==> flow/design.v <==
module counter_1000(clk,rst,clkout,statechange);
input clk,rst;
output clkout;
output [1:0] statechange;
reg clkout;
reg [9:0] flag1;
reg [1:0] statechange;
always @(posedge clk) 
begin   
    if(rst)
        begin
            flag1<=0;
            clkout<=1'b1;
        end
	else if(flag1<500) 
		begin
			flag1<=flag1+1;
			clkout<=1'b1;
		end 
	else if(flag1<1000)
		begin
			flag1<=flag1+1;
			clkout<=1'b0;
        end
    else if(flag1==1000)
        begin
            flag1<=0;
            clkout<=1'b1;
		end
end
always @(posedge clk)
begin 
    if(rst)
        statechange <= 0;
    else if(flag1==1000)
    begin
        if(statechange<3)
            statechange <= statechange + 1;
        else
            statechange <= 0;
    end
end
endmodule
module TrigSignal(clk_1m,rst,trig);
input clk_1m,rst;
output trig;
reg trig;
reg [16:0]flag1;
always @(posedge clk_1m) 
begin   
    if(rst)
        begin
            flag1<=0;
            trig<=1'b0;
        end
	else if(flag1<15) 
		begin
			flag1<=flag1+1;
			trig<=1'b1;
		end 
	else if(flag1<100000)
		begin
			flag1<=flag1+1;
			trig<=1'b0;
        end
    else if(flag1==100000)
        begin
            flag1<=0;
            trig<=1'b0;
		end
end
endmodule 
module PosCounter(clk_1m,rst,echo,dis_count);
input clk_1m,rst,echo;
output [19:0] dis_count;
reg [19:0] dis_count;
reg [19:0] count;
reg [19:0] countfinal;
always@(posedge clk_1m)
begin 
    if(rst)
    begin
        dis_count <= 0;
        count <= 0;
        countfinal <= 0;
    end
    else if(echo == 1'b1)
    begin
        count <= count+1;
        countfinal <= count;
    end
    else 
    begin
        dis_count <= countfinal *120 >> 6;
        count <= 0;
    end
end 
endmodule  
module Showdigit(in,LED_activating_counter,out1,out2);
input [19:0] in;
input [1:0] LED_activating_counter;
output reg [6:0] out1;
output reg [3:0] out2;
reg [3:0] outnumber;
always @(*)
begin
    case(LED_activating_counter)
    2'b00: 
    begin
        out2 = 4'b0111; 
        outnumber = (in / 10000)%10; 
    end
    2'b01: 
    begin
        out2 = 4'b1011; 
        outnumber = (in / 1000)%10; 
    end
    2'b10: 
    begin
        out2 = 4'b1101; 
        outnumber = ((in / 100)%10); 
    end
    2'b11: 
    begin
        out2 = 4'b1110; 
        outnumber = ((in / 10)%10); 
    end
    default: begin out2 = 4'b1111; outnumber = 4'b0000; end
    endcase
end
always@(*)
begin
    case(outnumber)
    4'b0000: out1 = 7'b0000001;  
    4'b0001: out1 = 7'b1001111;  
    4'b0010: out1 = 7'b0010010;  
    4'b0011: out1 = 7'b0000110;  
    4'b0100: out1 = 7'b1001100;  
    4'b0101: out1 = 7'b0100100;  
    4'b0110: out1 = 7'b0100000;  
    4'b0111: out1 = 7'b0001111;  
    4'b1000: out1 = 7'b0000000;  
    4'b1001: out1 = 7'b0000100;  
    default: out1 = 7'b0000001;  
    endcase
end
endmodule  
module Top(clk, rst, Trig, Echo, distance, sel);
input clk, rst, Echo;
output Trig;
output [6:0] distance;
output [3:0] sel;
wire [19:0] dis;
wire [1:0] state;
wire clk_1k;
counter_1000 u3(.clk(clk), .rst(rst), .clkout(clk_1k), .statechange(state));
TrigSignal u1(.clk_1m(clk), .rst(rst), .trig(Trig));
PosCounter u2(.clk_1m(clk), .rst(rst), .echo(Echo), .dis_count(dis));
Showdigit u4(.in(dis),.LED_activating_counter(state),.out1(distance[6:0]),.out2(sel[3:0]));
endmodule  
== Reports on Top ==
The steps from the RTL of Top to its reports follow in flow order.
Line numbers count from 1 in the design file above.
Library cell names are shortened.
The mark - stands for no value.

* Top: Top
* Clock input: clk
* Standard-cell library: sky130hd
* Corner: tt_025C_1v80

== Word-level counts ==
Counts by Yosys on the flattened word-level netlist (proc, flatten, opt, wreduce; memories kept). Register bits leave out memories and registers merged into their read ports (data or address). Print and check cells are left out. Cells with the same type and inputs are merged into one.
Memory sizes are those after Yosys's memory passes, which may raise the word count (mostly to a power of two), join words into wider ones and drop unused or constant bits.

* Add/sub/neg operators: 4
* Multipliers: 1
* Div/mod/pow operators: 8
* Magnitude comparators: 5
* Eq/ne operators: 5
* Multiplexer cells: 12
* Bitwise gates (word level): 1
* Reduce/logical cells: 4

{| class="wikitable"
|+ Operators by type and width
! cell !! number
|-
| 32-bit by 4-bit remainder unit with 32-bit output (second input constant) || 4
|-
| 20-bit by 14-bit divider with 32-bit output (second input constant) || 1
|-
| 20-bit by 10-bit divider with 32-bit output (second input constant) || 1
|-
| 20-bit by 7-bit divider with 32-bit output (second input constant) || 1
|-
| 20-bit by 4-bit divider with 32-bit output (second input constant) || 1
|-
| 20-bit by 4-bit multiplier with 23-bit output (second input constant) || 1
|-
| 17-bit two-way mux || 3
|-
| 4-bit case mux with 4-bit select || 2
|-
| 10-bit two-way mux || 3
|-
| 20-bit by 1-bit adder with 20-bit output (second input constant) || 1
|-
| 17-bit by 1-bit adder with 17-bit output (second input constant) || 1
|-
| 17-bit less-than comparator (second input constant) || 1
|-
| 17-bit == test (second input constant) || 1
|-
| 17-bit by 4-bit less-than comparator with 1-bit output (second input constant) || 1
|-
| 10-bit by 1-bit adder with 10-bit output (second input constant) || 1
|-
| 10-bit less-than comparator (second input constant) || 1
|-
| 10-bit == test (second input constant) || 1
|-
| 10-bit by 9-bit less-than comparator with 1-bit output (second input constant) || 1
|-
| 3-bit nonzero test || 2
|-
| 2-bit == test (second input constant) || 2
|-
| 1-bit two-way mux || 3
|-
| 2-bit by 1-bit adder with 2-bit output (second input constant) || 1
|-
| 2-bit by 1-bit == test with 1-bit output (second input constant) || 1
|-
| 2-bit less-than comparator (second input constant) || 1
|-
| 2-bit zero test || 1
|-
| 2-bit OR reduction || 1
|-
| 2-bit two-way mux || 1
|-
| 1-bit NOT || 1
|}

* Flip-flop bits (word level): 90
* ROM bits: 112
* Memories: 1
* Input port bits: 3

{| class="wikitable"
|+ Memories
! name !! depth !! bits a word !! rd ports !! write ports !! RTL line !! text
|-
| (no name shown) || 16 || 7 || 1 || 0 || 133 || <nowiki>case(outnumber)</nowiki>
|}

== Depth ==
Depth = most cells in a row (Yosys ltp): at word level without a register or memory, in the mapped netlist without a sequential cell, where the memories' decode and read muxes count.

* Depth in word-level cells: 4
* ABC_AREA: 0
* Gate-level depth with buffers: 431
* Depth with buffers taken out: 408

== After synthesis ==
The flow's flattened synthesis, as Yosys stat reports it; memories are mapped. The netlist is that of the ABC_AREA named above (0 if unset); the other value can give another one.

* Standard cells after synthesis: 3991
* Chip area (Yosys): 27894.3 sq um
* Sequential part of the area: 1801.7 sq um
* Mapped flip-flops: 90
* Buffers: 146

{| class="wikitable"
|+ Cells by type
! type !! number
|-
| ha_1 || 295
|-
| nor2_1 || 491
|-
| dfxtp_1 || 90
|-
| a21oi_1 || 283
|-
| o21a_1 || 171
|-
| xnor2_1 || 146
|-
| nand2_1 || 324
|-
| nor3_1 || 234
|-
| o21ai_0 || 179
|-
| fa_1 || 37
|-
| o31ai_1 || 96
|-
| xor2_1 || 73
|-
| nand3_1 || 121
|-
| mux2i_1 || 60
|-
| inv_1 || 138
|-
| mux2_2 || 46
|-
| a21o_1 || 68
|-
| clkbuf_1 || 114
|}

Not listed: further types 110, cells in them 1025.
The figures by module come from a second, unflattened synthesis with its own total; it is not the netlist above.

* Cell total of the unflattened synthesis: 4098
* Area total of the unflattened synthesis: 29295.6 sq um

Rows give one instance, submodules left out.

{| class="wikitable"
|+ By module
! module !! times used !! cells !! area (sq um)
|-
| Showdigit || 1 || 3434 || 23283.6
|-
| PosCounter || 1 || 458 || 4202.8
|-
| TrigSignal || 1 || 129 || 1099.8
|-
| counter_1000 || 1 || 77 || 709.4
|-
| Top || 1 || 0 || 0.0
|}

== Worst setup path after synthesis ==
OpenSTA on the mapped netlist: ideal clock, no wires. The path of least setup slack (recovery checks aside). Input and output delay are each 20% of the period. Register names are those of the netlist, which keeps one name where synthesis merged equal registers.

* Path kind: register -> output
* Start point: register u3.statechange[0]
* End point: output port distance[2]
* Period: 1000.0 ns
* External output delay: 200.000 ns
* Launch time at the first pin: 0.000 ns
* Arrival: 80.856 ns
* Path slack: 719.144 ns
* Path delay: 80.856 ns
* Stages on the path: 415
* Path buffers: 35
* Synthesis period reached: 280.856 ns

"path delay" = arrival - input delay + setup time.
At an output port there is no setup time.
"stages on the path" counts driving pins, that of a launching flip-flop among them; a cell with two outputs on the path counts twice.
"synthesis period reached" = period - worst setup slack (recovery checks aside). The figure is calculated, with input and output delays left at 20% of the set period.
At most two assigning lines are given for a register; there are more.

* Cell sequence: dfxtp_1 > inv_1 > ha_1 > clkbuf_1 > inv_1 > nand2_1 > ha_1 > and4b_1 > nand4_1 > o21a_1 > nand2_1 > nand2_1 > ha_1 > and3_1 > nand4_1 > o21ai_1 > clkbuf_1 > mux2_2 > [379 not listed] > o21ai_0 > nand2b_1 > a21oi_1 > nor2b_1 > o21ai_0 > nand2b_1 > a21oi_1 > nor2b_1 > o21ai_0 > nand2b_1 > a21oi_1 > nand2_1 > o211ai_1 > a31o_2 > inv_1 > ha_1 > nand4bb_1 > o221ai_1
* Elaborated cells between the ends (all ways): 6
* Source lines of those cells: 2

{| class="wikitable"
|+ Ends and longest elaborated chain, after synthesis
! item !! RTL line !! text
|-
| from (decl) || 4 || <nowiki>output [1:0] statechange;</nowiki>
|-
| from (assign) || 34 || <nowiki>statechange <= 0;</nowiki>
|-
| from (assign) || 38 || <nowiki>statechange <= statechange + 1;</nowiki>
|-
| to (decl) || 151 || <nowiki>output [6:0] distance;</nowiki>
|}

No chain of elaborated cells between the ends is given.

== Timing after layout ==
Path of least setup slack in the final report of run 3 (OpenROAD, finished layout, wires in). Where an end is a register, its clock arrival counts in the times.

* Path kind: register -> output
* Start point: register u3.statechange[0]
* End point: output port distance[2]
* Period: 1000.0 ns
* External output delay: 200.00 ns
* Launch time at the first pin: 0.35 ns
* Arrival: 90.81 ns
* Path slack: 709.19 ns
* Stages on the path: 378
* Path buffers: 4

At most two assigning lines are given for a register; there are more.

* Cell sequence: dfxtp_1 > inv_1 > ha_2 > buf_4 > clkinv_1 > ha_1 > o21ai_0 > nor2_1 > ha_1 > and4b_1 > nand4_1 > o21ai_0 > nand2_1 > nand2_1 > ha_1 > and3_1 > nand4_1 > o21ai_1 > [342 not listed] > a21oi_1 > o41a_2 > or4b_1 > or4_1 > nor3b_1 > xnor2_1 > ha_1 > nor2_1 > nand4_1 > a311o_1 > or4_1 > a2111oi_0 > a31o_2 > inv_1 > ha_1 > nand4bb_1 > o221ai_1 > clkdlybuf4s50_1
* Elaborated cells between the ends (all ways): 6
* Source lines of those cells: 2

{| class="wikitable"
|+ Ends and longest elaborated chain, post-layout
! item !! RTL line !! text
|-
| from (decl) || 4 || <nowiki>output [1:0] statechange;</nowiki>
|-
| from (assign) || 34 || <nowiki>statechange <= 0;</nowiki>
|-
| from (assign) || 38 || <nowiki>statechange <= statechange + 1;</nowiki>
|-
| to (decl) || 151 || <nowiki>output [6:0] distance;</nowiki>
|}

No chain of elaborated cells between the ends is given.

Appendix: measured runs

Settings and measured results of 3 stored flow runs for module Top (sky130hd), not sorted in any way. The constraints put input and output delay at 20% of the set period each and load the outputs with 0.01 pF.
"achieved clock period" = clock period - worst setup slack. The figure is calculated, with input and output delays left at 20% of the set period.
"critical path time": the worst setup path's part of the clock period (all of it between registers, 20% less for each end at a port) less its slack. A launch clock that arrives late makes it longer, a capture clock that arrives late makes it shorter.
"total power of the final layout" rests on the timing tool's default activity at the inputs, not on a simulated workload.

=== Run 1 ===
{| class="wikitable"
! Setting !! Value
|-
| CELL_PAD_IN_SITES_GLOBAL_PLACEMENT || 3
|-
| CORE_ASPECT_RATIO || 1.71
|-
| CORE_UTILIZATION || 61
|-
| PLACE_DENSITY || 0.6
|-
| period_ns || 1000.0
|-
| CAP_MARGIN || 20
|-
| CORE_MARGIN || 2
|-
| SLEW_MARGIN || 20
|}
No final report: placement broke off with GPL-0301.

=== Run 2 ===
{| class="wikitable"
! Setting !! Value
|-
| CAP_MARGIN || 10
|-
| CELL_PAD_IN_SITES_DETAIL_PLACEMENT || 0
|-
| CELL_PAD_IN_SITES_GLOBAL_PLACEMENT || 3
|-
| CORE_ASPECT_RATIO || 0.87
|-
| CORE_UTILIZATION || 61
|-
| MAX_ROUTING_LAYER || met4
|-
| PLACE_DENSITY || 0.6
|-
| SLEW_MARGIN || 15
|-
| period_ns || 1000.0
|-
| CORE_MARGIN || 2
|}
No final report: placement broke off with GPL-0301.

=== Run 3 ===
{| class="wikitable"
! Setting !! Value
|-
| CORE_UTILIZATION || 40
|-
| PLACE_DENSITY || 0.6
|-
| period_ns || 1000.0
|-
| CAP_MARGIN || 20
|-
| CORE_MARGIN || 2
|-
| SLEW_MARGIN || 20
|-
! Result !! Value
|-
| Yosys chip area after synthesis || 27894.3 sq um
|-
| Die outline area || 71864.2 sq um
|-
| Standard-cell area after layout || 29186.7 sq um
|-
| Final utilization || 42.4%
|-
| Lowest setup slack || 709.194 ns
|-
| Summed negative setup slack || 0.000 ns
|-
| Post-route worst hold slack || 0.474 ns
|-
| Total power of the final layout || 0.0000076 W
|-
| Achieved clock period || 290.806 ns
|-
| Critical path time || 90.81 ns
|-
| Class of the worst setup path || register -> output
|}
